==> flow/design.v <==
`timescale 1ns/1ns
 `timescale 1ns/1ns
module signed_shifter (input wire [4-1:0] i,
                       input wire signed [16:0] D,
                       output reg signed [16:0] Q);
always @ *
begin
Q = D >>> i;  
end
endmodule
 `timescale 1ns/1ns
module rotator (
    input wire clk,
    input wire rst,
    input wire signed  [16:0]    x_i,
    input wire signed  [16:0]    y_i,
    output wire signed [16:0]    x_o,
    output wire signed [16:0]    y_o
    );
    parameter integer iteration             = 0;  
    parameter signed [16:0] tangle = 0;  
    reg signed [16:0] x_1;
    reg signed [16:0] y_1;
    wire signed [16:0] x_i_shifted;
    wire signed [16:0] y_i_shifted;
    signed_shifter x_shifter(iteration,x_i,x_i_shifted);
    signed_shifter y_shifter(iteration,y_i,y_i_shifted);
    always @ (posedge clk)
        if (rst) begin
            x_1 <= 0;
            y_1 <= 0;
            end else begin
            if (y_i > 0) begin   
                x_1 <= x_i + y_i_shifted;  
                y_1 <= y_i - x_i_shifted;  
                end else begin
                x_1 <= x_i - y_i_shifted;  
                y_1 <= y_i + x_i_shifted;  
            end
        end
        assign x_o = x_1;
        assign y_o = y_1;
endmodule
 `timescale 1ns/1ns
module cordic (
    input wire clk,
    input wire rst,
    input wire                        valid_i,
    input wire signed [16:0]    x_i,
    input wire signed [16:0]    y_i,
    output wire                        valid_o,
    output wire signed [16:0]    x_o,
    output wire signed [16:0]    y_o
    );
    function [16:0] tanangle;
        input [3:0] i;
        begin
            case (i)
                4'b0000: tanangle = 17'd25735;     
                4'b0001: tanangle = 17'd15192;     
                4'b0010: tanangle = 17'd8027;      
                4'b0011: tanangle = 17'd4075;      
                4'b0100: tanangle = 17'd2045;      
                4'b0101: tanangle = 17'd1024;      
                4'b0110: tanangle = 17'd512;       
                4'b0111: tanangle = 17'd256;       
                4'b1000: tanangle = 17'd128;       
                4'b1001: tanangle = 17'd64;        
                4'b1010: tanangle = 17'd32;        
                4'b1011: tanangle = 17'd16;        
                4'b1100: tanangle = 17'd8;         
                4'b1101: tanangle = 17'd4;         
                4'b1110: tanangle = 17'd2;         
                4'b1111: tanangle = 17'd1;         
            endcase
        end
    endfunction
    wire signed [16:0] x [16-1:0];
    wire signed [16:0] y [16-1:0];
    assign x[0]    = x_i < 0  ? -x_i 
                                : x_i;
    assign y[0]    = y_i < 0  ? -y_i
                                : y_i;
    assign x_o     = x[16-1];
    assign y_o     = y[16-1];
    reg [16-2:0] valid_pipe;
    always @ (posedge clk)
        if (rst)
            valid_pipe <= 0;
        else
            valid_pipe <= {valid_pipe[16-3:0], valid_i};
    assign valid_o = valid_pipe[16-2];
    genvar i;
    generate
    for(i = 0;i<16-1;i = i+1)
    begin
        rotator #(.iteration(i), .tangle(tanangle(i))) U (clk,rst,x[i],y[i],x[i+1],y[i+1]);
    end
    endgenerate
endmodule
# ---- Step by step through the tools: cordic
# Tool output for the design above, in the order of the flow.
# Line numbers count from 1 in the design file above.
# Not given: -
dict set report inputs {
  top_module {cordic}
  clk_port {clk}
  lib {sky130hd}
  pvt_corner {tt_025C_1v80}
}

# ---- Word level
# Counts by Yosys on the flattened word-level netlist (proc, flatten, opt, wreduce). Print and check cells are left out. Cells with the same type and inputs are merged into one.
dict set report word_totals {
  clocked_rd_ports_x_width 0
  mem_bits_ro 0
  ramBits 0
  elab_cells 141
  output_inout_bits 35
  in_bits 37
  latch_bits 0
  memories 0
  register_bits 525
}
dict set report classes {
  mux 32
  n_addsub 61
  n_shift 0
  n_reduce_logical 0
  eq_ne 0
  compare 17
  n_div 0
  mul 0
  logic 0
}
# cell count
set op_table {}
lappend op_table {{2-to-1 mux 17 bit} 32}
lappend op_table {{greater-than comparator 17 x 1 -> 1 bit (second input constant)} 15}
lappend op_table {{less-than comparator 17 x 1 -> 1 bit (second input constant)} 2}
lappend op_table {{adder 17 x 10 -> 17 bit} 2}
lappend op_table {{subtractor 17 x 10 -> 17 bit} 2}
lappend op_table {{adder 17 x 11 -> 17 bit} 2}
lappend op_table {{subtractor 17 x 11 -> 17 bit} 2}
lappend op_table {{adder 17 x 12 -> 17 bit} 2}
lappend op_table {{subtractor 17 x 12 -> 17 bit} 2}
lappend op_table {{adder 17 x 13 -> 17 bit} 2}
lappend op_table {{subtractor 17 x 13 -> 17 bit} 2}
lappend op_table {{adder 17 x 14 -> 17 bit} 2}
lappend op_table {{subtractor 17 x 14 -> 17 bit} 2}
lappend op_table {{adder 17 x 15 -> 17 bit} 2}
lappend op_table {{subtractor 17 x 15 -> 17 bit} 2}
lappend op_table {{adder 17 x 16 -> 17 bit} 2}
lappend op_table {{subtractor 17 x 16 -> 17 bit} 2}
lappend op_table {{subtractor 17 bit} 2}
lappend op_table {{adder 17 x 3 -> 17 bit} 2}
lappend op_table {{subtractor 17 x 3 -> 17 bit} 2}
lappend op_table {{adder 17 x 4 -> 17 bit} 2}
lappend op_table {{subtractor 17 x 4 -> 17 bit} 2}
lappend op_table {{adder 17 x 5 -> 17 bit} 2}
lappend op_table {{subtractor 17 x 5 -> 17 bit} 2}
lappend op_table {{adder 17 x 6 -> 17 bit} 2}
lappend op_table {{subtractor 17 x 6 -> 17 bit} 2}
lappend op_table {{adder 17 x 7 -> 17 bit} 2}
lappend op_table {{subtractor 17 x 7 -> 17 bit} 2}
# Not listed: further kinds 6, cells in them 11.

# ---- Depth
# Yosys ltp: most cells in a row. Word level: on the elaborated netlist, between registers, memories and ports. Mapped: between sequential cells and ports; inverters and the memories' decode and read muxes count.
dict set report logic_depth {
  word_depth 4
  ABC_AREA 0
  depth_mapped 22
  ltp_nobuf 21
}

# ---- Netlist
# The flow's flattened synthesis, as Yosys stat reports it; memories are mapped. The netlist is that of the ABC_AREA named above (0 if unset); the other value can give another one.
dict set report mapped {
  buffers 136
  sequential_area_um2 10490.1
  yosys_area_um2 41622.4
  ffs 524
  cells 5291
}
# type count type_area_um2
set types {}
lappend types {sky130_fd_sc_hd__dfxtp_1 524 1.05E+04}
lappend types {sky130_fd_sc_hd__ha_1 560 7006.72}
lappend types {sky130_fd_sc_hd__xnor2_1 331 2899.03}
lappend types {sky130_fd_sc_hd__nor2_1 706 2.65E+03}
lappend types {sky130_fd_sc_hd__a21oi_1 380 1.9E+03}
lappend types {sky130_fd_sc_hd__xor2_1 208 1.82E+03}
lappend types {sky130_fd_sc_hd__inv_1 375 1407.6}
lappend types {sky130_fd_sc_hd__o21ai_0 261 1.31E+03}
lappend types {sky130_fd_sc_hd__nand2_1 339 1272.47}
lappend types {sky130_fd_sc_hd__nor3_1 211 1.06E+03}
lappend types {sky130_fd_sc_hd__a21o_1 115 863.328}
lappend types {sky130_fd_sc_hd__nor2b_1 131 819.536}
lappend types {sky130_fd_sc_hd__fa_1 31 620.595}
lappend types {sky130_fd_sc_hd__nand3_1 113 565.542}
lappend types {sky130_fd_sc_hd__o31ai_1 66 495.475}
lappend types {sky130_fd_sc_hd__nand2b_1 69 431.664}
lappend types {sky130_fd_sc_hd__clkbuf_1 110 412.896}
lappend types {sky130_fd_sc_hd__nor4_1 62 387.872}
# Other cell types: 55; their cells: 699.
# By module: a second synthesis without flattening, with its own total; a netlist apart from the flattened one above.
dict set report hier_totals {
  cells_unflattened 8881
  hier_area_um2 75506.2
}
# Each row is one instance without its submodules.
# mod n_cells n_inst mod_seq_area_um2 mod_area_um2
set by_module {}
lappend by_module {signed_shifter 102 30 0.0 948.4}
lappend by_module {rotator 404 1 680.7 3181.8}
lappend by_module {rotator 399 1 680.7 3159.3}
lappend by_module {rotator 380 1 680.7 3083.0}
lappend by_module {rotator 380 1 680.7 3083.0}
lappend by_module {rotator 380 1 680.7 3083.0}
lappend by_module {rotator 380 1 680.7 3083.0}
lappend by_module {rotator 380 1 680.7 3083.0}
lappend by_module {rotator 380 1 680.7 3083.0}
lappend by_module {rotator 380 1 680.7 3083.0}
lappend by_module {rotator 380 1 680.7 3083.0}
lappend by_module {rotator 379 1 680.7 3079.2}
lappend by_module {rotator 370 1 680.7 2976.6}
lappend by_module {rotator 370 1 680.7 2976.6}
# Further modules, not shown: 3.

# ---- Worst setup path after synthesis
# OpenSTA on the mapped netlist: ideal clock, no wires. The path of least setup slack (recovery checks aside). Input and output delay are each 20% of the period. Register names are those of the netlist, which keeps one name where synthesis merged equal registers.
dict set report synth_path {
  kind {flip-flop to flip-flop}
  from {register genblk1[1].U.y_1[2]}
  to {register genblk1[2].U.x_1[16]}
  required_time_ns 4.530
  t_arrival_ns 4.746
  setup_slack_ns -0.216
  driving_pins 22
  period_ns 4.6
  path_delay_ns 4.816
  launch_ns 0.000
  setup_ns 0.070
  n_path_buf 1
  synth_period_reached_ns 4.816
}
# "path_delay_ns" = arrival - input delay + setup time.
# "driving_pins" counts driving pins, that of a launching flip-flop among them; a cell with two outputs on the path counts twice.
# "synth_period_reached_ns" = period - worst setup slack (recovery checks aside). The figure is calculated, with input and output delays left at 20% of the set period.
# Between the ends stands the longest chain of elaborated cells between them, by number of cells; it is not shown to be the way that was timed. Of several equally long chains one is given.
# Each line given opens the expression or statement behind the cell; cells for indexed reads and writes are added by Yosys, which also makes memories of some case tables.
# A register here has more assigning lines than the two given.
dict set report synth_via {
  cell_sequence {sky130_fd_sc_hd__dfxtp_1 sky130_fd_sc_hd__inv_1 sky130_fd_sc_hd__ha_1 sky130_fd_sc_hd__or4b_2 sky130_fd_sc_hd__nor4b_1 sky130_fd_sc_hd__nand2_1 sky130_fd_sc_hd__or3_1 sky130_fd_sc_hd__nand2b_1 sky130_fd_sc_hd__buf_1 sky130_fd_sc_hd__nor2_1 sky130_fd_sc_hd__xnor2_1 sky130_fd_sc_hd__ha_1 sky130_fd_sc_hd__nor2b_1 sky130_fd_sc_hd__o21ai_0 sky130_fd_sc_hd__a21boi_0 sky130_fd_sc_hd__o21ai_0 sky130_fd_sc_hd__a21oi_1 sky130_fd_sc_hd__a41oi_1 sky130_fd_sc_hd__a211oi_1 sky130_fd_sc_hd__o31a_1 sky130_fd_sc_hd__or3_1 sky130_fd_sc_hd__a21oi_1}
  elab_chain_len 2
  cells_between 4
  cone_lines 3
  classes_between {add/sub (2); compare (1); mux (1)}
}
# element line_no
set synth_rtl {}
lappend synth_rtl {{start: declaration} 23} ;# reg signed [16:0] y_1;
lappend synth_rtl {{start: assignment} 35} ;# y_1 <= y_i - x_i_shifted;
lappend synth_rtl {{start: assignment} 38} ;# y_1 <= y_i + x_i_shifted;
lappend synth_rtl {{subtractor 17 x 15 -> 17 bit} 37} ;# x_1 <= x_i - y_i_shifted;
lappend synth_rtl {{2-to-1 mux 17 bit} 33} ;# if (y_i > 0) begin
lappend synth_rtl {{end: assignment} 34} ;# x_1 <= x_i + y_i_shifted;
lappend synth_rtl {{end: assignment} 37}
lappend synth_rtl {{end: declaration} 22} ;# reg signed [16:0] x_1;

# ---- Path in the finished layout
# Path of least setup slack in the final report of stored run 1 (OpenROAD, finished layout, wires in). Where an end is a register, its clock arrival counts in the times.
dict set report layout_path {
  kind {flip-flop to flip-flop}
  from {register genblk1[1].U.y_1[3]}
  to {register genblk1[2].U.y_1[16]}
  required_time_ns 4.99
  t_arrival_ns 4.78
  period_ns 4.47
  setup_slack_ns 0.22
  launch_ns 0.60
  driving_pins 22
  setup_ns 0.08
  n_path_buf 1
}
# Between the ends stands the longest chain of elaborated cells between them, by number of cells; it is not shown to be the way that was timed. Of several equally long chains one is given.
# A register here has more assigning lines than the two given.
dict set report layout_via {
  cell_sequence {sky130_fd_sc_hd__dfxtp_2 sky130_fd_sc_hd__inv_2 sky130_fd_sc_hd__ha_4 sky130_fd_sc_hd__or4b_4 sky130_fd_sc_hd__nor4b_4 sky130_fd_sc_hd__nand2_1 sky130_fd_sc_hd__or3_4 sky130_fd_sc_hd__nor2b_4 sky130_fd_sc_hd__buf_6 sky130_fd_sc_hd__o21ai_1 sky130_fd_sc_hd__inv_1 sky130_fd_sc_hd__fa_1 sky130_fd_sc_hd__nor2b_1 sky130_fd_sc_hd__o21ai_0 sky130_fd_sc_hd__a21boi_1 sky130_fd_sc_hd__o21a_1 sky130_fd_sc_hd__o21ai_2 sky130_fd_sc_hd__a21oi_2 sky130_fd_sc_hd__o221ai_2 sky130_fd_sc_hd__a21oi_2 sky130_fd_sc_hd__nand4_1 sky130_fd_sc_hd__o211ai_1}
  elab_chain_len 2
  cells_between 4
  cone_lines 3
  classes_between {add/sub (2); compare (1); mux (1)}
}
# element line_no
set layout_rtl {}
lappend layout_rtl {{start: declaration} 23} ;# reg signed [16:0] y_1;
lappend layout_rtl {{start: assignment} 35} ;# y_1 <= y_i - x_i_shifted;
lappend layout_rtl {{start: assignment} 38} ;# y_1 <= y_i + x_i_shifted;
lappend layout_rtl {{adder 17 x 15 -> 17 bit} 38}
lappend layout_rtl {{2-to-1 mux 17 bit} 33} ;# if (y_i > 0) begin
lappend layout_rtl {{end: assignment} 35}
lappend layout_rtl {{end: assignment} 38}
lappend layout_rtl {{end: declaration} 23}

# Design cordic on sky130hd. What follows are 4 stored runs of the flow, each under its own settings; their order means nothing. The constraints put input and output delay at 20% of the set period each and load the outputs with 0.01 pF.
# "clock_period_reached_ns": clock period set for the run, less the worst setup slack. It is reckoned from that one timing run; input and output delays stay at 20% of the period that was set.
run="stored run 1" settings CORE_UTILIZATION=40 period_ns=4.47 CAP_MARGIN=20 CORE_MARGIN=2 SLEW_MARGIN=20
run="stored run 1" results design.die.area_um2=106651.0 post_route_util_pct=47.2 stdcell_area_um2=48804.3 clock_period_reached_ns=4.254 setup_tns_ns=0.000 setup_ws_ns=0.216 ys_area_um2=41622.4
run="stored run 2" settings ABC_AREA=1 CAP_MARGIN=30 CELL_PAD_IN_SITES_DETAIL_PLACEMENT=1 CELL_PAD_IN_SITES_GLOBAL_PLACEMENT=3 CORE_ASPECT_RATIO=1.6 CORE_MARGIN=8 CTS_CLUSTER_SIZE=17 GPL_ROUTABILITY_DRIVEN=0 HOLD_SLACK_MARGIN=0.07 MAX_ROUTING_LAYER="met5" MIN_ROUTING_LAYER="met2" SETUP_SLACK_MARGIN=0.09 TNS_END_PERCENT=60 period_ns=4.52 CORE_UTILIZATION=40 SLEW_MARGIN=20
run="stored run 2" results design.die.area_um2=120411.0 post_route_util_pct=45.0 stdcell_area_um2=48898.1 clock_period_reached_ns=4.222 setup_tns_ns=0.000 setup_ws_ns=0.298 ys_area_um2=43713.2
run="stored run 3" settings CAP_MARGIN=40 CELL_PAD_IN_SITES_GLOBAL_PLACEMENT=2 CORE_ASPECT_RATIO=0.59 CORE_MARGIN=5 CORE_UTILIZATION=53 CTS_CLUSTER_DIAMETER=46 GPL_ROUTABILITY_DRIVEN=0 GPL_TIMING_DRIVEN=1 MAX_ROUTING_LAYER="met4" MIN_ROUTING_LAYER="met2" PLACE_DENSITY_LB_ADDON=0.04 SETUP_SLACK_MARGIN=0.33 TNS_END_PERCENT=35 period_ns=3.09 SLEW_MARGIN=20
run="stored run 3" outcome="incomplete, placement halted on FLW-0024"
run="stored run 4" settings ABC_AREA=1 CAP_MARGIN=30 CELL_PAD_IN_SITES_DETAIL_PLACEMENT=1 CELL_PAD_IN_SITES_GLOBAL_PLACEMENT=3 CORE_ASPECT_RATIO=1.6 CORE_MARGIN=8 CTS_CLUSTER_SIZE=35 HOLD_SLACK_MARGIN=0.07 MAX_ROUTING_LAYER="met5" MIN_ROUTING_LAYER="met2" SETUP_SLACK_MARGIN=0.85 TNS_END_PERCENT=60 period_ns=4.52 CORE_UTILIZATION=40 SLEW_MARGIN=20
run="stored run 4" results design.die.area_um2=120411.0 post_route_util_pct=46.6 stdcell_area_um2=50631.1 clock_period_reached_ns=3.589 setup_tns_ns=0.000 setup_ws_ns=0.931 ys_area_um2=43713.2
